==> flow/design.v <==
module sw(i0, i1, i2, i3, o0, o1, o2, o3, clk, rst);
  input clk, rst;
  input [9:0] i0, i1, i2, i3;
  output [9:0] o0, o1, o2, o3;
	wire [9:0] co0, co1, co2, co3;  
	wire [3:0] req0, req1, req2, req3;  
	ib ib0(i0, co0, req0, ack0, full0, clk, rst);
	ib ib1(i1, co1, req1, ack1, full1, clk, rst);
	ib ib2(i2, co2, req2, ack2, full2, clk, rst);
	ib ib3(i3, co3, req3, ack3, full3, clk, rst);
	ackor ackor0(ack00, ack10, ack20, ack30, ack0);
	ackor ackor1(ack01, ack11, ack21, ack31, ack1);
	ackor ackor2(ack02, ack12, ack22, ack32, ack2);
	ackor ackor3(ack03, ack13, ack23, ack33, ack3);
	arb arb0(req0[0], req1[0], req2[0], req3[0], ack00, ack01, ack02, ack03, clk, rst);
	arb arb1(req0[1], req1[1], req2[1], req3[1], ack10, ack11, ack12, ack13, clk, rst);
	arb arb2(req0[2], req1[2], req2[2], req3[2], ack20, ack21, ack22, ack23, clk, rst);
	arb arb3(req0[3], req1[3], req2[3], req3[3], ack30, ack31, ack32, ack33, clk, rst);
	cb cb(co0, co1, co2, co3, o0, o1, o2, o3,
		{ack03, ack02, ack01, ack00}, {ack13, ack12, ack11, ack10},
		{ack23, ack22, ack21, ack20}, {ack33, ack32, ack31, ack30});
endmodule
module ib(pkti, pkto, req, ack, full, clk, rst);
  input ack, clk, rst;
  input [9:0] pkti;
  output full;
  output [9:0] pkto;
  output [3:0] req;
	wire [3:0] reqi;
	mkwe mkwe(pkti, we);  
	fifo fifo(pkti, we, full, pkto, re, empty, clk, rst);
	isbm isbm(pkto[9:8], re, empty, reqi, req, ack, clk, rst);
	mkreq mkreq(pkto, reqi, clk, rst);
endmodule
module isbm(cmd, re, empty, reqi, req_out, ack, clk, rst);
  input clk, rst, empty, ack;
  input [1:0] cmd;
  input [3:0] reqi;
  output re;
  reg [3:0] req;
  reg [1:0] mode;
  localparam MODE_WAIT_HEAD = 2'b00;
  localparam MODE_WAIT_ACK = 2'b01;
  localparam MODE_WAIT_TAIL = 2'b10;
  localparam CMD_HEAD = 2'b10;
  localparam CMD_TAIL = 2'b11;
  output [3:0] req_out;
  assign req_out = req;
  assign re = ack;
  always @(posedge clk) begin
    if (rst) begin
      mode <= MODE_WAIT_HEAD;
      req <= 0;
    end else begin
      if (mode == MODE_WAIT_HEAD && !empty && cmd == CMD_HEAD) begin
        mode <= MODE_WAIT_ACK;
        req <= reqi;
      end else if (mode == MODE_WAIT_ACK && ack) begin
        mode <= MODE_WAIT_TAIL;
      end else if (mode == MODE_WAIT_TAIL && !empty && cmd == CMD_TAIL) begin
        mode <= MODE_WAIT_HEAD;
        req <= 0;
      end else begin
      end
    end
  end
endmodule
module fifo(in, we, full, out, re, empty, clk, rst);
  input clk, rst, we, re;
  input [9:0] in;
  output [9:0] out;
  output empty, full;
  reg [4:0] head, tail;
  reg [9:0] buffer [0:16];  
  wire [4:0] next_head;
  wire [4:0] next_tail;
  assign out = empty ? {(9+1){1'b0}} : buffer[head];
  assign next_head = (head + 1) % 17;
  assign next_tail = (tail + 1) % 17;
  assign empty = (head == tail);
  assign full = (next_tail == head);
  integer i;
  always @(posedge clk) begin
    if (rst) begin
      head <= 0;
      tail <= 0;
      for (i = 0; i <= 16; i++) begin
        buffer[i] = 0;
      end
    end else begin
      if (we & !full) begin
        buffer[tail] <= in;
        tail <= next_tail;
      end
      if (re & !empty) begin
        head <= next_head;
      end
    end
  end
endmodule
module mkreq(pkt, req, clk, rst);
  input clk, rst;
  input [9:0] pkt;
  output [3:0] req;
  assign req = pkt[9:8] == 2'b10 ? (1 << pkt[1:0]) : 0;
endmodule
module mkwe (pkt, we);
  input [9:0] pkt;
  output we;
  assign we = pkt[9:8] != 0;
endmodule
module arb (req0, req1, req2, req3, ack0, ack1, ack2, ack3, clk, rst);
  input clk, rst;
  input req0, req1, req2, req3;  
  output ack0, ack1, ack2, ack3;  
  reg [3:0] lead;  
  reg [2:0] ack;  
  wire [3:0] first, second, third, forth;
  wire [3:0] reqs;
  assign first = lead;
  assign second = (lead + 1) % 4;
  assign third = (lead + 2) % 4;
  assign forth = (lead + 3) % 4;
  assign reqs = {req3, req2, req1, req0};
  assign ack0 = (req0 && ack == 1);
  assign ack1 = (req1 && ack == 2);
  assign ack2 = (req2 && ack == 3);
  assign ack3 = (req3 && ack == 4);
  always @(posedge clk) begin
    if (rst) begin
      lead <= 0;
      ack <= 0;
    end else begin
      if (ack != 0) begin
        if ((ack == 1 && !req0) || (ack == 2 && !req1) || (ack == 3 && !req2) || (ack == 4 && !req3)) begin
          ack <= 0;
        end
      end else begin
        if (reqs[first]) begin
          ack <= first + 1;
          lead <= (lead + 1) % 4;
        end else if (reqs[second]) begin
          ack <= second + 1;
          lead <= (lead + 1) % 4;
        end else if (reqs[third]) begin
          ack <= third + 1;
          lead <= (lead + 1) % 4;
        end else if (reqs[forth]) begin
          ack <= forth + 1;
          lead <= (lead + 1) % 4;
        end else begin
        end
      end
    end
  end
endmodule
module cb(i0, i1, i2, i3, o0, o1, o2, o3, d0, d1, d2, d3);
  input [9:0] i0, i1, i2, i3;
  input [3:0] d0, d1, d2, d3;
  output [9:0] o0, o1, o2, o3;
  cbsel cbsel0(i0, i1, i2, i3, o0, d0);
  cbsel cbsel1(i0, i1, i2, i3, o1, d1);
  cbsel cbsel2(i0, i1, i2, i3, o2, d2);
  cbsel cbsel3(i0, i1, i2, i3, o3, d3);
endmodule
module cbsel (in0, in1, in2, in3, out, port);
  input [9:0] in0, in1, in2, in3;
  input [3:0] port;
  output[9:0] out;
  assign out = (port == 4'b0000) ? 0 :
               (port == 4'b0001) ? in0 :
               (port == 4'b0010) ? in1 :
               (port == 4'b0100) ? in2 :
               (port == 4'b1000) ? in3 :
               9'bx;
endmodule
module ackor (ack0, ack1, ack2, ack3, ack);
  input ack0, ack1, ack2, ack3;
  output ack;
  assign ack = ack0 || ack1 || ack2 || ack3;
endmodule
* Reports on sw
What the tools print for sw, step after step.
Line numbers count from 1 in the design file above.
The mark -- stands for no value.
- Top module :: sw
- Clock :: clk
- Standard-cell library :: sky130hd
- Library corner :: tt_025C_1v80

* Elaborated design
Source: Yosys, flattened and elaborated, memories not mapped. Widths are those after wreduce. Print and check cells do not count. Equal cells are merged and count once.
Yosys's memory passes give these memory sizes; they may raise the number of words (mostly to a power of two), join words into wider ones and drop unused or constant bits.
- RAM bits :: 1280
- Register bits after elaboration :: 92
- Bits of input ports :: 42
- Memories kept :: 4
- Multiplexer cells :: 125
- Reduce/logical cells :: 152
- Bitwise gates (word level) :: 12
- Shift-type cells :: 20
- Div/mod/pow operators :: 8
- Equality and inequality tests :: 64
- Add/subtract/negate cells :: 32
** Memories
- ib0.fifo.buffer :: depth 32, width 10, line 74 : reg [9:0] buffer [0:16];
- ib1.fifo.buffer :: depth 32, width 10, line 74
- ib2.fifo.buffer :: depth 32, width 10, line 74
- ib3.fifo.buffer :: depth 32, width 10, line 74
** Operator list (number)
- modulo 32 x 5 -> 32 bit (second input constant) :: 8
- 2-to-1 mux 10 bit :: 32
- 2-to-1 mux 4 bit :: 32
- 2-to-1 mux 5 bit :: 16
- 2-to-1 mux 3 bit :: 24
- logical AND 1 bit :: 52
- variable part select 4 x 2 -> 1 bit :: 12
- adder 5 x 1 -> 6 bit (second input constant) :: 8
- == test 5 bit :: 8
- adder 2 x 1 -> 3 bit (second input constant) :: 12
- logical OR 1 bit :: 24
- zero test 1 bit :: 24
- == test 2 bit (second input constant) :: 12
- AND reduction 2 bit :: 12
- nonzero test 2 bit :: 12
- == test 3 x 2 -> 1 bit (second input constant) :: 8
- nonzero test 3 bit :: 8
- nonzero test 5 bit :: 4
- adder 2 bit (second input constant) :: 8
- inequality test 2 bit (second input constant) :: 8
- << shifter 2 x 2 -> 4 bit (first input constant) :: 4
- == test 4 x 1 -> 1 bit (second input constant) :: 4
- == test 4 x 2 -> 1 bit (second input constant) :: 4
- == test 4 x 3 -> 1 bit (second input constant) :: 4
- == test 4 bit (second input constant) :: 4
- variable part select 4 x 4 -> 1 bit :: 4
- zero test 4 bit :: 4
- nonzero test 4 bit :: 4
Other operator kinds: 10; their cells: 57.

* Logic depth
Longest topological path by Yosys (ltp), each cell counted once; first at word level (registers and memories cut), then after technology mapping (sequential cells cut; the memories' decode and read muxes count).
- Word-level depth :: 8
- ABC_AREA :: 0
- Mapped depth :: 20

* Netlist
Yosys stat after the flow's synthesis: flattened, memories mapped to cells. It holds for the ABC_AREA given above (unset counts as 0); a run with the other value may have another netlist.
The area totals of this step are shown rounded.
** Cells by type (number)
- sky130_fd_sc_hd__edfxtp_1 :: 1280
- sky130_fd_sc_hd__mux4_2 :: 402
- sky130_fd_sc_hd__nor2_1 :: 792
- sky130_fd_sc_hd__dfxtp_1 :: 108
- sky130_fd_sc_hd__nand2_1 :: 316
- sky130_fd_sc_hd__ha_1 :: 76
- sky130_fd_sc_hd__mux2i_1 :: 60
- sky130_fd_sc_hd__clkbuf_1 :: 152
- sky130_fd_sc_hd__buf_2 :: 104
- sky130_fd_sc_hd__xnor2_1 :: 52
- sky130_fd_sc_hd__o21ai_0 :: 88
- sky130_fd_sc_hd__nor4_1 :: 58
- sky130_fd_sc_hd__and3_1 :: 56
- sky130_fd_sc_hd__mux2_2 :: 28
- sky130_fd_sc_hd__a21oi_1 :: 56
- sky130_fd_sc_hd__a21o_1 :: 37
- sky130_fd_sc_hd__inv_1 :: 69
- sky130_fd_sc_hd__nand3_1 :: 51
Other cell types: 81; their cells: 569.
- Cell area after synthesis :: 64000 um^2
- Mapped flip-flops :: 1388
- Cell count :: 4354
- Buffer cells :: 295
The figures by module come from a second, unflattened synthesis with its own total; it is not the netlist above.
- Cells (unflattened synthesis) :: 4504
- Area (unflattened synthesis) :: 66000 um^2
Rows give one instance, submodules left out.
** Modules
- fifo :: instances 4, area 15000 um^2, cells 971
- arb :: instances 4, area 640 um^2, cells 70
- cbsel :: instances 4, area 360 um^2, cells 46
- isbm :: instances 4, area 320 um^2, cells 33
- mkreq :: instances 4, area 50 um^2, cells 4
- ackor :: instances 4, area 7.5 um^2, cells 1
- mkwe :: instances 4, area 6.3 um^2, cells 1
- cb :: instances 1, area 0.0 um^2, cells 0
- ib :: instances 4, area 0.0 um^2, cells 0
- sw :: instances 1, area 0.0 um^2, cells 0

* Path before layout
OpenSTA on the mapped netlist: ideal clock, no wires. The path of least setup slack (recovery checks aside). Input and output delay are each 20% of the period. Register names are those of the netlist, which keeps one name where synthesis merged equal registers.
- Kind :: register to register
- From :: reg ib3.fifo.tail[1]
- To :: mem ib3.fifo.buffer[16][0]
- Library setup time :: 0.391 ns
- Buffers on the path :: 3
- Stages on the path :: 18
- Clock period :: 6.0 ns
- Arrival :: 4.528 ns
- Launch time at the first pin :: 0.000 ns
- Path delay :: 4.919 ns
- Path slack :: 1.081 ns
- Required time :: 5.609 ns
- Synthesis period reached :: 4.919 ns
"path delay" is the arrival time less input delay plus setup time.
"stages on the path": output pins that drive a net of the path, with the launching flip-flop's if there is one; two outputs of one cell count as two.
"synthesis period reached" is the clock period less the worst setup slack; recovery checks do not enter. This is arithmetic on one report: input and output delays are still those of the set period (20% each).
The rows between start and end are the longest chain of elaborated cells between them; the timing report does not say that the signal goes this way. Where chains are equally long, one stands for them.
Each line given opens the expression or statement behind the cell; cells for indexed reads and writes are added by Yosys, which also makes memories of some case tables.
The path ends at the enable pin of a flip-flop; only ways to that pin are counted.
- Path through :: sky130_fd_sc_hd__dfxtp_1 sky130_fd_sc_hd__ha_1 sky130_fd_sc_hd__buf_2 sky130_fd_sc_hd__xnor2_1 sky130_fd_sc_hd__ha_1 sky130_fd_sc_hd__nor3b_1 sky130_fd_sc_hd__or3_1 sky130_fd_sc_hd__buf_2 sky130_fd_sc_hd__xnor2_1 sky130_fd_sc_hd__ha_1 sky130_fd_sc_hd__nand4b_1 sky130_fd_sc_hd__a31oi_2 sky130_fd_sc_hd__mux2_2 sky130_fd_sc_hd__xnor2_1 sky130_fd_sc_hd__a41oi_2 sky130_fd_sc_hd__buf_2 sky130_fd_sc_hd__nand2_1 sky130_fd_sc_hd__o21ai_0
- Length of the longest elaborated chain :: 7
** RTL lines, path post-synthesis
- from (decl) :: line 73 : reg [4:0] head, tail;
- from (assign) :: line 86 : tail <= 0;
- from (assign) :: line 93 : tail <= next_tail;
- adder 5 x 1 -> 6 bit :: line 79 : assign next_tail = (tail + 1) % 17;
- modulo 32 x 5 -> 32 bit :: line 79
- == test 5 bit :: line 81 : assign full = (next_tail == head);
- zero test 1 bit :: line 91 : if (we & !full) begin
- AND 1 bit :: line 91
- 2-to-1 mux 5 bit :: line 91
- 2-to-1 mux 5 bit :: line 84 : if (rst) begin
- to (decl) :: line 74 : reg [9:0] buffer [0:16];

* Path in the finished layout
Path of least setup slack in the final report of run 3 (OpenROAD, finished layout, wires in). Where an end is a register, its clock arrival counts in the times.
- Kind :: register to output
- From :: reg (name not given)
- To :: out o2[7]
- Stages on the path :: 9
- Buffers on the path :: 2
- Clock period :: 5.92 ns
- Required time :: 4.74 ns
- Arrival :: 4.62 ns
- Path slack :: 0.12 ns
- Launch time at the first pin :: 0.78 ns
- Path through :: sky130_fd_sc_hd__dfxtp_4 sky130_fd_sc_hd__buf_12 sky130_fd_sc_hd__mux4_2 sky130_fd_sc_hd__mux4_2 sky130_fd_sc_hd__mux2i_1 sky130_fd_sc_hd__or2_2 sky130_fd_sc_hd__o22ai_1 sky130_fd_sc_hd__a221o_1 sky130_fd_sc_hd__clkdlybuf4s50_1
** RTL lines, path after layout
- to (decl) :: line 4 : output [9:0] o0, o1, o2, o3;
Chain of elaborated cells between the ends: none given.

Appendix: measured runs

Flow measurements of sw on sky130hd: 4 stored runs with different settings, listed in no order. Input and output delays are each 20% of the period that was set; the output load is 0.01 pF.
"period reached" means the clock period less the worst setup slack. The figure is calculated, with input and output delays left at 20% of the set period.
"time on the worst setup path": the worst setup path's part of the clock period (all of it between registers, 20% less for each end at a port) less its slack. A launch clock that arrives late makes it longer, a capture clock that arrives late makes it shorter.
"total power after layout" rests on the timing tool's default activity at the inputs, not on a simulated workload.
Measured values are rounded.

* Run 1
** Files
==> flow/run.sh <==
#!/bin/bash
# the make line also repeats the synthesis and layout settings of config.mk as NAME=value (left out here)
make -C /OpenROAD-flow-scripts/flow DESIGN_CONFIG=/design/flow/config.mk WORK_HOME=/design/flow/orfs CLKGATE_MAP_FILE= finish
==> flow/config.mk <==
export PLATFORM = sky130hd
export DESIGN_NAME = sw
export DESIGN_NICKNAME = sw
export VERILOG_FILES = /design/flow/design.v
export SDC_FILE = /design/flow/constraint.sdc
export NUM_CORES = 4
export LEC_CHECK = 0
export ABC_AREA = 1
export CAP_MARGIN = 35
export CELL_PAD_IN_SITES_DETAIL_PLACEMENT = 2
export CELL_PAD_IN_SITES_GLOBAL_PLACEMENT = 2
export CORE_ASPECT_RATIO = 1.18
export CORE_MARGIN = 3
export CORE_UTILIZATION = 51
export CTS_CLUSTER_SIZE = 13
export GPL_ROUTABILITY_DRIVEN = 0
export GPL_TIMING_DRIVEN = 0
export MAX_ROUTING_LAYER = met5
export MIN_ROUTING_LAYER = met2
export PLACE_DENSITY = 0.6
export SETUP_SLACK_MARGIN = 1.75
export SLEW_MARGIN = 20
==> flow/constraint.sdc <==
create_clock -name core_clock -period 6.0 [get_ports {clk}]
set_input_delay 1.2000 -clock core_clock [delete_from_list [all_inputs] [get_ports {clk}]]
set_output_delay 1.2000 -clock core_clock [all_outputs]
set_load 0.01 [all_outputs]
** Results
Did not finish, clock tree synthesis stopped with DPL-0033.

* Run 2
** Files
==> flow/run.sh <==
#!/bin/bash
# the make line also repeats the synthesis and layout settings of config.mk as NAME=value (left out here)
make -C /OpenROAD-flow-scripts/flow DESIGN_CONFIG=/design/flow/config.mk WORK_HOME=/design/flow/orfs CLKGATE_MAP_FILE= finish
==> flow/config.mk <==
export PLATFORM = sky130hd
export DESIGN_NAME = sw
export DESIGN_NICKNAME = sw
export VERILOG_FILES = /design/flow/design.v
export SDC_FILE = /design/flow/constraint.sdc
export NUM_CORES = 4
export LEC_CHECK = 0
export ABC_AREA = 1
export CAP_MARGIN = 20
export CELL_PAD_IN_SITES_DETAIL_PLACEMENT = 2
export CELL_PAD_IN_SITES_GLOBAL_PLACEMENT = 1
export CORE_ASPECT_RATIO = 1.18
export CORE_MARGIN = 2
export CORE_UTILIZATION = 51
export GPL_ROUTABILITY_DRIVEN = 0
export MAX_ROUTING_LAYER = met4
export MIN_ROUTING_LAYER = met2
export PLACE_DENSITY = 0.6
export SLEW_MARGIN = 20
==> flow/constraint.sdc <==
create_clock -name core_clock -period 6.0 [get_ports {clk}]
set_input_delay 1.2000 -clock core_clock [delete_from_list [all_inputs] [get_ports {clk}]]
set_output_delay 1.2000 -clock core_clock [all_outputs]
set_load 0.01 [all_outputs]
** Results
Did not finish, placement stopped with DPL-0033.

* Run 3
** Files
==> flow/run.sh <==
#!/bin/bash
# the make line also repeats the synthesis and layout settings of config.mk as NAME=value (left out here)
make -C /OpenROAD-flow-scripts/flow DESIGN_CONFIG=/design/flow/config.mk WORK_HOME=/design/flow/orfs CLKGATE_MAP_FILE= finish
==> flow/config.mk <==
export PLATFORM = sky130hd
export DESIGN_NAME = sw
export DESIGN_NICKNAME = sw
export VERILOG_FILES = /design/flow/design.v
export SDC_FILE = /design/flow/constraint.sdc
export NUM_CORES = 4
export LEC_CHECK = 0
export CAP_MARGIN = 20
export CORE_MARGIN = 2
export CORE_UTILIZATION = 40
export PLACE_DENSITY = 0.6
export SLEW_MARGIN = 20
==> flow/constraint.sdc <==
create_clock -name core_clock -period 5.92 [get_ports {clk}]
set_input_delay 1.1840 -clock core_clock [delete_from_list [all_inputs] [get_ports {clk}]]
set_output_delay 1.1840 -clock core_clock [all_outputs]
set_load 0.01 [all_outputs]
** Results
- Period reached :: 5.803 ns
- Post-layout utilization :: 46%
- Total power after layout :: 0.027 W
- Area of the die :: 160000 um^2
- Time on the worst setup path :: 4.62 ns
- Worst setup path kind :: register to output
- Post-route setup TNS :: 0.000 ns
- Worst-case hold slack :: 0.46 ns
- Worst setup slack after layout :: 0.12 ns
- Cell area after synthesis :: 64000 um^2
- Area of the standard cells in the finished layout :: 73000 um^2

* Run 4
** Files
==> flow/run.sh <==
#!/bin/bash
# the make line also repeats the synthesis and layout settings of config.mk as NAME=value (left out here)
make -C /OpenROAD-flow-scripts/flow DESIGN_CONFIG=/design/flow/config.mk WORK_HOME=/design/flow/orfs CLKGATE_MAP_FILE= finish
==> flow/config.mk <==
export PLATFORM = sky130hd
export DESIGN_NAME = sw
export DESIGN_NICKNAME = sw
export VERILOG_FILES = /design/flow/design.v
export SDC_FILE = /design/flow/constraint.sdc
export NUM_CORES = 4
export LEC_CHECK = 0
export CAP_MARGIN = 20
export CORE_MARGIN = 2
export CORE_UTILIZATION = 39
export PLACE_DENSITY_LB_ADDON = 0.09
export SETUP_SLACK_MARGIN = 0.67
export SLEW_MARGIN = 20
export TNS_END_PERCENT = 50
==> flow/constraint.sdc <==
create_clock -name core_clock -period 3.6 [get_ports {clk}]
set_input_delay 0.7200 -clock core_clock [delete_from_list [all_inputs] [get_ports {clk}]]
set_output_delay 0.7200 -clock core_clock [all_outputs]
set_load 0.01 [all_outputs]
** Results
- Period reached :: 4.522 ns
- Post-layout utilization :: 51%
- Total power after layout :: 0.05 W
- Area of the die :: 170000 um^2
- Time on the worst setup path :: 3.80 ns
- Worst setup path kind :: register to output
- Post-route setup TNS :: -730 ns
- Worst-case hold slack :: 0.46 ns
- Worst setup slack after layout :: -0.92 ns
- Cell area after synthesis :: 64000 um^2
- Area of the standard cells in the finished layout :: 83000 um^2
